==> flow/design.v <==
module vedic_2x2 (
    input  [1:0] a,
    input  [1:0] b,
    output [3:0] product
);
    wire [3:0] partial;
    wire c1, c2;
    assign partial[0] = a[0] & b[0];
    assign partial[1] = a[1] & b[0];
    assign partial[2] = a[0] & b[1];
    assign partial[3] = a[1] & b[1];
    assign product[0] = partial[0];
    assign {c1, product[1]} = partial[1] + partial[2];
    assign {c2, product[2]} = partial[3] + c1;
    assign product[3] = c2;
endmodule
module vedic_mult #(
    parameter WIDTH = 8
)(
    input  [WIDTH-1:0] a,
    input  [WIDTH-1:0] b,
    output [2*WIDTH-1:0] product
);
    generate
        if (WIDTH == 2) begin : base_case
            vedic_2x2 v2x2 (
                .a(a),
                .b(b),
                .product(product)
            );
        end else begin : recursive_case
            localparam HALF_WIDTH = WIDTH / 2;
            wire [WIDTH-1:0] q0, q1, q2, q3;
            wire [2*WIDTH-1:0] aligned_q0, aligned_q1, aligned_q2, aligned_q3;
            wire [2*WIDTH-1:0] temp1, temp2;
            vedic_mult #(HALF_WIDTH) m0 (
                .a(a[HALF_WIDTH-1:0]),
                .b(b[HALF_WIDTH-1:0]),
                .product(q0)
            );
            vedic_mult #(HALF_WIDTH) m1 (
                .a(a[WIDTH-1:HALF_WIDTH]),
                .b(b[HALF_WIDTH-1:0]),
                .product(q1)
            );
            vedic_mult #(HALF_WIDTH) m2 (
                .a(a[HALF_WIDTH-1:0]),
                .b(b[WIDTH-1:HALF_WIDTH]),
                .product(q2)
            );
            vedic_mult #(HALF_WIDTH) m3 (
                .a(a[WIDTH-1:HALF_WIDTH]),
                .b(b[WIDTH-1:HALF_WIDTH]),
                .product(q3)
            );
            assign aligned_q0 = {{WIDTH{1'b0}}, q0};
            assign aligned_q1 = {{HALF_WIDTH{1'b0}}, q1, {HALF_WIDTH{1'b0}}};
            assign aligned_q2 = {{HALF_WIDTH{1'b0}}, q2, {HALF_WIDTH{1'b0}}};
            assign aligned_q3 = {q3, {WIDTH{1'b0}}};
            assign temp1 = aligned_q0 + aligned_q1;
            assign temp2 = temp1 + aligned_q2;
            assign product = temp2 + aligned_q3;
        end
    endgenerate
endmodule
module sigmoid_activation #(
    parameter WIDTH = 16,
    parameter FRAC_BITS = 11
)(
    input  signed [WIDTH-1:0] x,
    output [WIDTH-1:0] y
);
    localparam signed [WIDTH-1:0] NEG_THRESHOLD = -(4 << FRAC_BITS);
    localparam signed [WIDTH-1:0] POS_THRESHOLD = (4 << FRAC_BITS);
    localparam [WIDTH-1:0] ZERO_VAL = {WIDTH{1'b0}};
    localparam [WIDTH-1:0] HALF_VAL = (1 << (WIDTH-1));
    localparam [WIDTH-1:0] ONE_VAL  = {WIDTH{1'b1}};
    reg [WIDTH-1:0] y_reg;
    always @(*) begin
        if ($signed(x) < NEG_THRESHOLD)
            y_reg = ZERO_VAL;
        else if ($signed(x) > POS_THRESHOLD)
            y_reg = ONE_VAL;
        else
            y_reg = HALF_VAL + {{3{x[WIDTH-1]}}, x[WIDTH-1:3]};
    end
    assign y = y_reg;
endmodule
module mac_unit #(
    parameter DATA_WIDTH = 8,
    parameter ACCUM_WIDTH = 32,
    parameter OUTPUT_WIDTH = 16,
    parameter USE_SQRT_CSLA = 1,
    parameter ENABLE_ACTIVATION = 1,
    parameter FRAC_BITS = 11
)(
    input  clk,
    input  rst_n,
    input  enable,
    input  clear_acc,
    input  [DATA_WIDTH-1:0] input_data,
    input  [DATA_WIDTH-1:0] weight,
    output [OUTPUT_WIDTH-1:0] mac_out,
    output [OUTPUT_WIDTH-1:0] activated_out,
    output valid,
    output overflow
);
    localparam MULT_WIDTH = 2 * DATA_WIDTH;
    wire [MULT_WIDTH-1:0] mult_result;
    reg [ACCUM_WIDTH-1:0] accumulator;
    reg [ACCUM_WIDTH-1:0] next_acc;
    wire [ACCUM_WIDTH:0] acc_sum;
    reg overflow_reg;
    reg valid_reg;
    vedic_mult #(
        .WIDTH(DATA_WIDTH)
    ) multiplier (
        .a(input_data),
        .b(weight),
        .product(mult_result)
    );
    assign acc_sum = {1'b0, accumulator} + {{(ACCUM_WIDTH-MULT_WIDTH+1){1'b0}}, mult_result};
    always @(*) begin
        if (enable) begin
            if (clear_acc) begin
                next_acc = {{(ACCUM_WIDTH-MULT_WIDTH){1'b0}}, mult_result};
            end else begin
                next_acc = acc_sum[ACCUM_WIDTH-1:0];
            end
        end else if (clear_acc) begin
            next_acc = {ACCUM_WIDTH{1'b0}};
        end else begin
            next_acc = accumulator;
        end
    end
    always @(posedge clk or negedge rst_n) begin
        if (!rst_n)
            accumulator <= {ACCUM_WIDTH{1'b0}};
        else
            accumulator <= next_acc;
    end
    always @(posedge clk or negedge rst_n) begin
        if (!rst_n)
            overflow_reg <= 1'b0;
        else if (clear_acc)
            overflow_reg <= 1'b0;
        else if (enable && acc_sum[ACCUM_WIDTH])
            overflow_reg <= 1'b1;
    end
    assign overflow = overflow_reg;
    assign mac_out = accumulator[OUTPUT_WIDTH-1:0];
    generate
        if (ENABLE_ACTIVATION) begin : gen_activation
            sigmoid_activation #(
                .WIDTH(OUTPUT_WIDTH),
                .FRAC_BITS(FRAC_BITS)
            ) activation (
                .x(mac_out),
                .y(activated_out)
            );
        end else begin : no_activation
            assign activated_out = mac_out;
        end
    endgenerate
    always @(posedge clk or negedge rst_n) begin
        if (!rst_n)
            valid_reg <= 1'b0;
        else
            valid_reg <= enable;
    end
    assign valid = valid_reg;
endmodule
module mac_array #(
    parameter NUM_CHANNELS = 4,
    parameter DATA_WIDTH = 8,
    parameter ACCUM_WIDTH = 32,
    parameter OUTPUT_WIDTH = 16
)(
    input  clk,
    input  rst_n,
    input  [NUM_CHANNELS-1:0] enable,
    input  [NUM_CHANNELS-1:0] clear_acc,
    input  [DATA_WIDTH*NUM_CHANNELS-1:0] input_data,
    input  [DATA_WIDTH*NUM_CHANNELS-1:0] weight,
    output [OUTPUT_WIDTH*NUM_CHANNELS-1:0] mac_out,
    output [OUTPUT_WIDTH*NUM_CHANNELS-1:0] activated_out,
    output [NUM_CHANNELS-1:0] valid,
    output [NUM_CHANNELS-1:0] overflow
);
    genvar i;
    generate
        for (i = 0; i < NUM_CHANNELS; i = i + 1) begin : mac_channels
            mac_unit #(
                .DATA_WIDTH(DATA_WIDTH),
                .ACCUM_WIDTH(ACCUM_WIDTH),
                .OUTPUT_WIDTH(OUTPUT_WIDTH)
            ) mac_inst (
                .clk(clk),
                .rst_n(rst_n),
                .enable(enable[i]),
                .clear_acc(clear_acc[i]),
                .input_data(input_data[DATA_WIDTH*(i+1)-1:DATA_WIDTH*i]),
                .weight(weight[DATA_WIDTH*(i+1)-1:DATA_WIDTH*i]),
                .mac_out(mac_out[OUTPUT_WIDTH*(i+1)-1:OUTPUT_WIDTH*i]),
                .activated_out(activated_out[OUTPUT_WIDTH*(i+1)-1:OUTPUT_WIDTH*i]),
                .valid(valid[i]),
                .overflow(overflow[i])
            );
        end
    endgenerate
endmodule
Hand-over note for mac_array

==> Reports on mac_array <==
Module mac_array before and after one edit of its RTL, step after step.
"before" refers to lines of the RTL above, "after" to lines of the edited file.
"diff": "after" minus "before" as printed here.
Operators: Yosys type, input widths -> output width; for muxes data width and select width s.
Cell names lack the library's common part.
{ "setup": {"design": "mac_array", "clock": "clk", "library": "sky130hd", "corner": "tt_025C_1v80"} }

==> Diff <==
Unified diff, file above to edited file.
This change comes from a script, not from a designer. The edited design behaves differently; no optimisation was intended.
begin of diff
@@ -173,5 +173,5 @@
 module mac_array #(
     parameter NUM_CHANNELS = 4,
-    parameter DATA_WIDTH = 8,
+    parameter DATA_WIDTH = 4,
     parameter ACCUM_WIDTH = 32,
     parameter OUTPUT_WIDTH = 16
end of diff

==> After elaboration <==
Source: Yosys, flattened and elaborated, memories not mapped. Widths are those after wreduce. Registers that Yosys merges into a memory's read port (data or address) are not register bits. Print and check cells do not count. Equal cells are merged and count once.
{ "op_classes": {"columns": ["element", "before", "after", "diff"], "rows": [
  ["reduce_logical", 12, 12, 0],
  ["n_logic", 256, 64, -192],
  ["compare", 8, 8, 0],
  ["add_sub_neg", 196, 52, -144],
  ["mux", 28, 28, 0]
]} }
{ "op_table": {"columns": ["op", "before", "after", "diff"], "rows": [
  ["$and 1x1->1", 256, 64, -192],
  ["$add 1x1->2", 128, 32, -96],
  ["$add 8x6->8", 16, 0, -16],
  ["$add 4x6->7", 16, 4, -12],
  ["$add 8x8->8", 16, 4, -12],
  ["$add 13x12->14", 4, 0, -4],
  ["$add 14x16->16", 4, 0, -4],
  ["$add 32x16->33", 4, 0, -4],
  ["$add 8x12->13", 4, 0, -4],
  ["$add 32x8->33", 0, 4, 4],
  ["$add 7x6->8", 0, 4, 4],
  ["$mux 32", 12, 12, 0],
  ["$mux 1", 8, 8, 0],
  ["$mux 16", 8, 8, 0],
  ["$reduce_bool 2->1", 8, 8, 0],
  ["$add 16x16->16 const A", 4, 4, 0],
  ["$gt 16x15->1 const B", 4, 4, 0],
  ["$logic_and 1x1->1", 4, 4, 0],
  ["$lt 16x14->1 const B", 4, 4, 0]
]} }
{ "bits": {"columns": ["element", "before", "after", "diff"], "rows": [
  ["register_bits", 136, 136, 0],
  ["output_inout_bits", 136, 136, 0],
  ["inputBits", 74, 42, -32],
  ["wordCells", 512, 176, -336]
]} }

==> Longest topological paths <==
Depth = most cells in a row (Yosys ltp): at word level without a register or memory, in the mapped netlist without a sequential cell, where the memories' decode and read muxes count.
{ "depth": {"columns": ["element", "before", "after", "diff"], "rows": [
  ["word_depth", 13, 10, -3],
  ["abc_area", "0", "0", null],
  ["ltp_mapped", 31, 19, -12],
  ["mapped_depth_nobuf", 30, 18, -12]
]} }

==> Netlist <==
Source: synth_stat.txt of the flow (Yosys; design flattened, memories mapped). It holds for the ABC_AREA given above (unset counts as 0); a run with the other value may have another netlist.
{ "mapped": {"columns": ["element", "before", "after", "diff"], "rows": [
  ["cell_count", 2526, 1290, -1236],
  ["n_buf", 123, 120, -3],
  ["seq_area_um2", 3403.3, 3403.3, 0.0],
  ["area_um2", 21316.7, 11130.7, -10186.0],
  ["flip_flops", 136, 136, 0]
]} }
{ "types": {"columns": ["type", "before", "after", "diff"], "rows": [
  ["ha_1", 364, 88, -276],
  ["and2_1", 260, 56, -204],
  ["inv_1", 266, 86, -180],
  ["a21oi_1", 149, 55, -94],
  ["fa_1", 104, 24, -80],
  ["nand2_1", 217, 149, -68],
  ["a21o_1", 75, 22, -53],
  ["xnor2_1", 93, 49, -44],
  ["xor2_1", 101, 58, -43],
  ["o21ai_0", 94, 55, -39],
  ["mux2i_1", 37, 17, -20],
  ["nor2b_1", 35, 15, -20],
  ["o21a_1", 28, 12, -16],
  ["and3_1", 24, 10, -14],
  ["o31ai_1", 15, 2, -13],
  ["a211oi_1", 16, 4, -12],
  ["o2111ai_1", 11, 1, -10],
  ["nand3_1", 38, 47, 9]
]} }
The list need not be complete.
The figures by module come from a second, unflattened synthesis with its own total; it is not the netlist above.
{ "unflattened": {"columns": ["element", "before", "after", "diff"], "rows": [
  ["hier_cells", 2320, 1196, -1124],
  ["hier_area_um2", 20184.4, 10915.5, -9268.9]
]} }
Rows give one instance, submodules left out.
{ "modules_before": {"columns": ["mod", "instances", "area_um2", "seq_area_um2", "cells"], "rows": [
  ["mac_unit", 4, 2504.9, 850.8, 284],
  ["vedic_mult #(WIDTH=4)", 16, 249.0, 0.0, 27],
  ["vedic_2x2", 64, 50.0, 0.0, 6],
  ["vedic_mult #(WIDTH=8)", 4, 564.3, 0.0, 66],
  ["sigmoid_activation", 4, 180.2, 0.0, 26],
  ["vedic_mult #(WIDTH=2)", 64, 0.0, 0.0, 0],
  ["mac_array", 1, 0.0, 0.0, 0]
]} }
{ "modules_after": {"columns": ["mod", "instances", "area_um2", "seq_area_um2", "cells"], "rows": [
  ["mac_unit", 4, 2099.5, 850.8, 222],
  ["vedic_mult #(WIDTH=4)", 4, 249.0, 0.0, 27],
  ["vedic_2x2", 16, 50.0, 0.0, 6],
  ["sigmoid_activation", 4, 180.2, 0.0, 26],
  ["vedic_mult #(WIDTH=2)", 16, 0.0, 0.0, 0],
  ["mac_array", 1, 0.0, 0.0, 0]
]} }

==> Path before layout <==
Source: OpenSTA report_checks on the synthesized netlist (no wires, ideal clock, input and output delay 20% of the period each), path of least setup slack; recovery checks are left aside. Register names are those of the netlist, which keeps one name where synthesis merged equal registers.
{ "synth_timing": {"columns": ["element", "before", "after", "diff"], "rows": [
  ["path_kind", "input to register", "input to register", null],
  ["startpoint", "input port input_data[17]", "input port input_data[15]", null],
  ["endpoint", "register mac_channels[2].mac_inst.accumulator[28]", "register mac_channels[3].mac_inst.accumulator[18]", null],
  ["setup_time_ns", 0.078, 0.078, 0.000],
  ["path_slack_ns", 0.180, 3.051, 2.871],
  ["required_ns", 8.422, 8.422, 0.000],
  ["t_arrival_ns", 8.242, 5.371, -2.871],
  ["delay_ns", 6.620, 3.749, -2.871],
  ["in_delay_ns", 1.700, 1.700, 0.000],
  ["period_ns", 8.5, 8.5, 0.0],
  ["n_path_buf", 1, 0, -1],
  ["path_stages", 27, 16, -11],
  ["t_first_pin_ns", 1.700, 1.700, 0.000],
  ["synth_period_reached_ns", 8.32, 5.449, -2.871]
]} }
"delay_ns" is the arrival time less input delay plus setup time.
"path_stages" counts driving pins, that of a launching flip-flop among them; a cell with two outputs on the path counts twice.
"synth_period_reached_ns" = period - worst setup slack (recovery checks aside). The figure is calculated, with input and output delays left at 20% of the set period.
Between the ends stands the longest chain of elaborated cells between them, by number of cells; it is not shown to be the way that was timed. Of several equally long chains one is given.
Each line given opens the expression or statement behind the cell; cells for indexed reads and writes are added by Yosys, which also makes memories of some case tables.
{ "synth_between_before": {"cell_sequence": "and2_1 > ha_1 > ha_1 > ha_1 > fa_1 > xor2_1 > fa_1 > fa_1 > a21o_1 > a21oi_1 > xor2_1 > fa_1 > inv_1 > ha_1 > nand3_1 > nor2_1 > a2111oi_0 > o21ai_0 > xor2_1 > ha_1 > clkbuf_1 > nand2_1 > nor4_1 > o21a_1 > nor3_1 > or4_1 > a21oi_1", "elab_chain_cells": 12, "cells_between": 28, "lines_between": 10, "classes_between": "add/sub (18); mux (2); logic (8)"} }
{ "synth_rtl_before": {"columns": ["element", "line", "source"], "rows": [
  ["start, declared", 183, "input  [DATA_WIDTH*NUM_CHANNELS-1:0] input_data,"],
  ["$and 1x1->1", 9, "assign partial[1] = a[1] & b[0];"],
  ["$add 1x1->2", 13, null],
  ["$add 1x1->2", 14, null],
  ["$add 4x6->7", 60, "assign temp1 = aligned_q0 + aligned_q1;"],
  ["$add 8x6->8", 61, "assign temp2 = temp1 + aligned_q2;"],
  ["$add 8x8->8", 62, null],
  ["$add 8x12->13", 60, null],
  ["$add 13x12->14", 61, null],
  ["$add 14x16->16", 62, null],
  ["$add 32x16->33", 122, "assign acc_sum = {1'b0, accumulator} + {{(ACCUM_WIDTH-MULT_WIDTH+1){1'b0}}, mult_result};"],
  ["$mux 32", 125, "if (clear_acc) begin"],
  ["$mux 32", 124, "if (enable) begin"],
  ["end, assigned", 138, "accumulator <= {ACCUM_WIDTH{1'b0}};"],
  ["end, assigned", 140, "accumulator <= next_acc;"],
  ["end, declared", 110, "reg [ACCUM_WIDTH-1:0] accumulator;"]
]} }
{ "synth_between_after": {"cell_sequence": "and2_1 > ha_1 > ha_1 > inv_1 > fa_1 > inv_1 > fa_1 > a21o_1 > a21oi_1 > xnor2_1 > ha_1 > nand4_1 > a211oi_4 > o21bai_2 > or4_1 > a21oi_1", "elab_chain_cells": 9, "cells_between": 14, "lines_between": 10, "classes_between": "add/sub (8); mux (2); logic (4)"} }
{ "synth_rtl_after": {"columns": ["element", "line", "source"], "rows": [
  ["start, declared", 183, "input  [DATA_WIDTH*NUM_CHANNELS-1:0] input_data,"],
  ["$and 1x1->1", 9, "assign partial[1] = a[1] & b[0];"],
  ["$add 1x1->2", 13, null],
  ["$add 1x1->2", 14, null],
  ["$add 4x6->7", 60, "assign temp1 = aligned_q0 + aligned_q1;"],
  ["$add 7x6->8", 61, "assign temp2 = temp1 + aligned_q2;"],
  ["$add 8x8->8", 62, null],
  ["$add 32x8->33", 122, "assign acc_sum = {1'b0, accumulator} + {{(ACCUM_WIDTH-MULT_WIDTH+1){1'b0}}, mult_result};"],
  ["$mux 32", 125, "if (clear_acc) begin"],
  ["$mux 32", 124, "if (enable) begin"],
  ["end, assigned", 138, "accumulator <= {ACCUM_WIDTH{1'b0}};"],
  ["end, assigned", 140, "accumulator <= next_acc;"],
  ["end, declared", 110, "reg [ACCUM_WIDTH-1:0] accumulator;"]
]} }

==> Path in the finished layout <==
From the final timing report of each run of pair A: the path of least setup slack in the routed layout; clock arrival at registers is part of the times.
{ "layout_timing": {"columns": ["element", "before", "after", "diff"], "rows": [
  ["path_kind", "input to register", "input to register", null],
  ["startpoint", "input port input_data[25]", "input port weight[0]", null],
  ["endpoint", "register mac_channels[3].mac_inst.accumulator[18]", "register mac_channels[0].mac_inst.accumulator[30]", null],
  ["in_delay_ns", 1.66, 1.66, 0.00],
  ["t_arrival_ns", 8.48, 6.23, -2.25],
  ["t_first_pin_ns", 1.66, 1.66, 0.00],
  ["path_slack_ns", 0.20, 2.42, 2.22],
  ["setup_time_ns", 0.07, 0.08, 0.01],
  ["path_stages", 26, 18, -8],
  ["required_ns", 8.68, 8.65, -0.03],
  ["n_path_buf", 3, 1, -2],
  ["period_ns", 8.31, 8.31, 0.00]
]} }
Between the ends stands the longest chain of elaborated cells between them, by number of cells; it is not shown to be the way that was timed. Of several equally long chains one is given.
{ "layout_between_before": {"cell_sequence": "clkdlybuf4s50_1 > buf_4 > and2_1 > ha_1 > ha_1 > ha_1 > fa_1 > xor2_2 > fa_1 > inv_1 > fa_1 > xor2_1 > fa_1 > inv_1 > ha_1 > buf_4 > o21a_1 > o21ai_0 > o21bai_1 > xor2_1 > ha_1 > nand4_1 > a2111oi_4 > nor3_4 > or4_4 > a21oi_2", "elab_chain_cells": 12, "cells_between": 28, "lines_between": 10, "classes_between": "add/sub (18); mux (2); logic (8)"} }
{ "layout_rtl_before": {"columns": ["element", "line", "source"], "rows": [
  ["start, declared", 183, "input  [DATA_WIDTH*NUM_CHANNELS-1:0] input_data,"],
  ["$and 1x1->1", 9, "assign partial[1] = a[1] & b[0];"],
  ["$add 1x1->2", 13, null],
  ["$add 1x1->2", 14, null],
  ["$add 4x6->7", 60, "assign temp1 = aligned_q0 + aligned_q1;"],
  ["$add 8x6->8", 61, "assign temp2 = temp1 + aligned_q2;"],
  ["$add 8x8->8", 62, null],
  ["$add 8x12->13", 60, null],
  ["$add 13x12->14", 61, null],
  ["$add 14x16->16", 62, null],
  ["$add 32x16->33", 122, "assign acc_sum = {1'b0, accumulator} + {{(ACCUM_WIDTH-MULT_WIDTH+1){1'b0}}, mult_result};"],
  ["$mux 32", 125, "if (clear_acc) begin"],
  ["$mux 32", 124, "if (enable) begin"],
  ["end, assigned", 138, "accumulator <= {ACCUM_WIDTH{1'b0}};"],
  ["end, assigned", 140, "accumulator <= next_acc;"],
  ["end, declared", 110, "reg [ACCUM_WIDTH-1:0] accumulator;"]
]} }
{ "layout_between_after": {"cell_sequence": "clkdlybuf4s50_1 > and2_1 > ha_1 > ha_1 > inv_1 > fa_1 > inv_1 > fa_1 > a21o_1 > a21oi_1 > xnor2_1 > ha_1 > a21o_1 > o21ai_0 > a211oi_4 > nand3_4 > or3_1 > a21oi_1", "elab_chain_cells": 9, "cells_between": 14, "lines_between": 10, "classes_between": "add/sub (8); mux (2); logic (4)"} }
{ "layout_rtl_after": {"columns": ["element", "line", "source"], "rows": [
  ["start, declared", 184, "input  [DATA_WIDTH*NUM_CHANNELS-1:0] weight,"],
  ["$and 1x1->1", 9, "assign partial[1] = a[1] & b[0];"],
  ["$add 1x1->2", 13, null],
  ["$add 1x1->2", 14, null],
  ["$add 4x6->7", 60, "assign temp1 = aligned_q0 + aligned_q1;"],
  ["$add 7x6->8", 61, "assign temp2 = temp1 + aligned_q2;"],
  ["$add 8x8->8", 62, null],
  ["$add 32x8->33", 122, "assign acc_sum = {1'b0, accumulator} + {{(ACCUM_WIDTH-MULT_WIDTH+1){1'b0}}, mult_result};"],
  ["$mux 32", 125, "if (clear_acc) begin"],
  ["$mux 32", 124, "if (enable) begin"],
  ["end, assigned", 138, "accumulator <= {ACCUM_WIDTH{1'b0}};"],
  ["end, assigned", 140, "accumulator <= next_acc;"],
  ["end, declared", 110, "reg [ACCUM_WIDTH-1:0] accumulator;"]
]} }

==> Measured runs <==
Runs of the flow (Yosys, OpenROAD) on both versions; the two runs of a pair have the same settings. The constraints put input and output delay at 20% of the set period each and load the outputs with 0.01 pF.
{ "flow_settings_pair_A": {"period_ns": 8.31, "CAP_MARGIN": 20, "CORE_MARGIN": 2, "CORE_UTILIZATION": 40, "SLEW_MARGIN": 20} }
{ "results_pair_A": {"columns": ["element", "before", "after", "diff"], "rows": [
  ["holdWs_ns", 0.505, 0.505, 0.000],
  ["total_negative_slack_ns", 0.000, 0.000, 0.000],
  ["final_stdcell_area_um2", 26426.6, 13188.9, -13237.7],
  ["timing.setup.ws_ns", 0.203, 2.418, 2.215],
  ["synthesis_area_um2", 21316.7, 11130.7, -10186.0],
  ["power_total_mw", 9.456, 2.506, -6.950],
  ["period_reached_ns", 8.107, 5.892, -2.215],
  ["finish.utilization_frac", 0.502, 0.479, -0.023],
  ["total_die_area_um2", 55154.5, 29177.8, -25976.7]
]} }
{ "flow_settings_pair_B": {"ABC_AREA": 0, "CORE_ASPECT_RATIO": 0.64, "CORE_MARGIN": 10, "CORE_UTILIZATION": 32, "CTS_CLUSTER_SIZE": 41, "GPL_ROUTABILITY_DRIVEN": 0, "SETUP_SLACK_MARGIN": 1.09, "SLEW_MARGIN": 10, "period_ns": 8.76, "CAP_MARGIN": 20} }
{ "results_pair_B": {"columns": ["element", "before", "after", "diff"], "rows": [
  ["holdWs_ns", 0.509, 0.516, 0.007],
  ["total_negative_slack_ns", 0.000, 0.000, 0.000],
  ["final_stdcell_area_um2", 27963.1, 13362.8, -14600.3],
  ["timing.setup.ws_ns", 1.047, 2.757, 1.710],
  ["synthesis_area_um2", 21316.7, 11130.7, -10186.0],
  ["power_total_mw", 9.632, 2.502, -7.130],
  ["period_reached_ns", 7.713, 6.003, -1.710],
  ["finish.utilization_frac", 0.425, 0.391, -0.034],
  ["total_die_area_um2", 77596.6, 42829.6, -34767.0]
]} }
"period_reached_ns" = clock period - worst setup slack. The figure is calculated, with input and output delays left at 20% of the set period.
"power_total_mw" rests on the timing tool's default activity at the inputs, not on a simulated workload.

End of note.
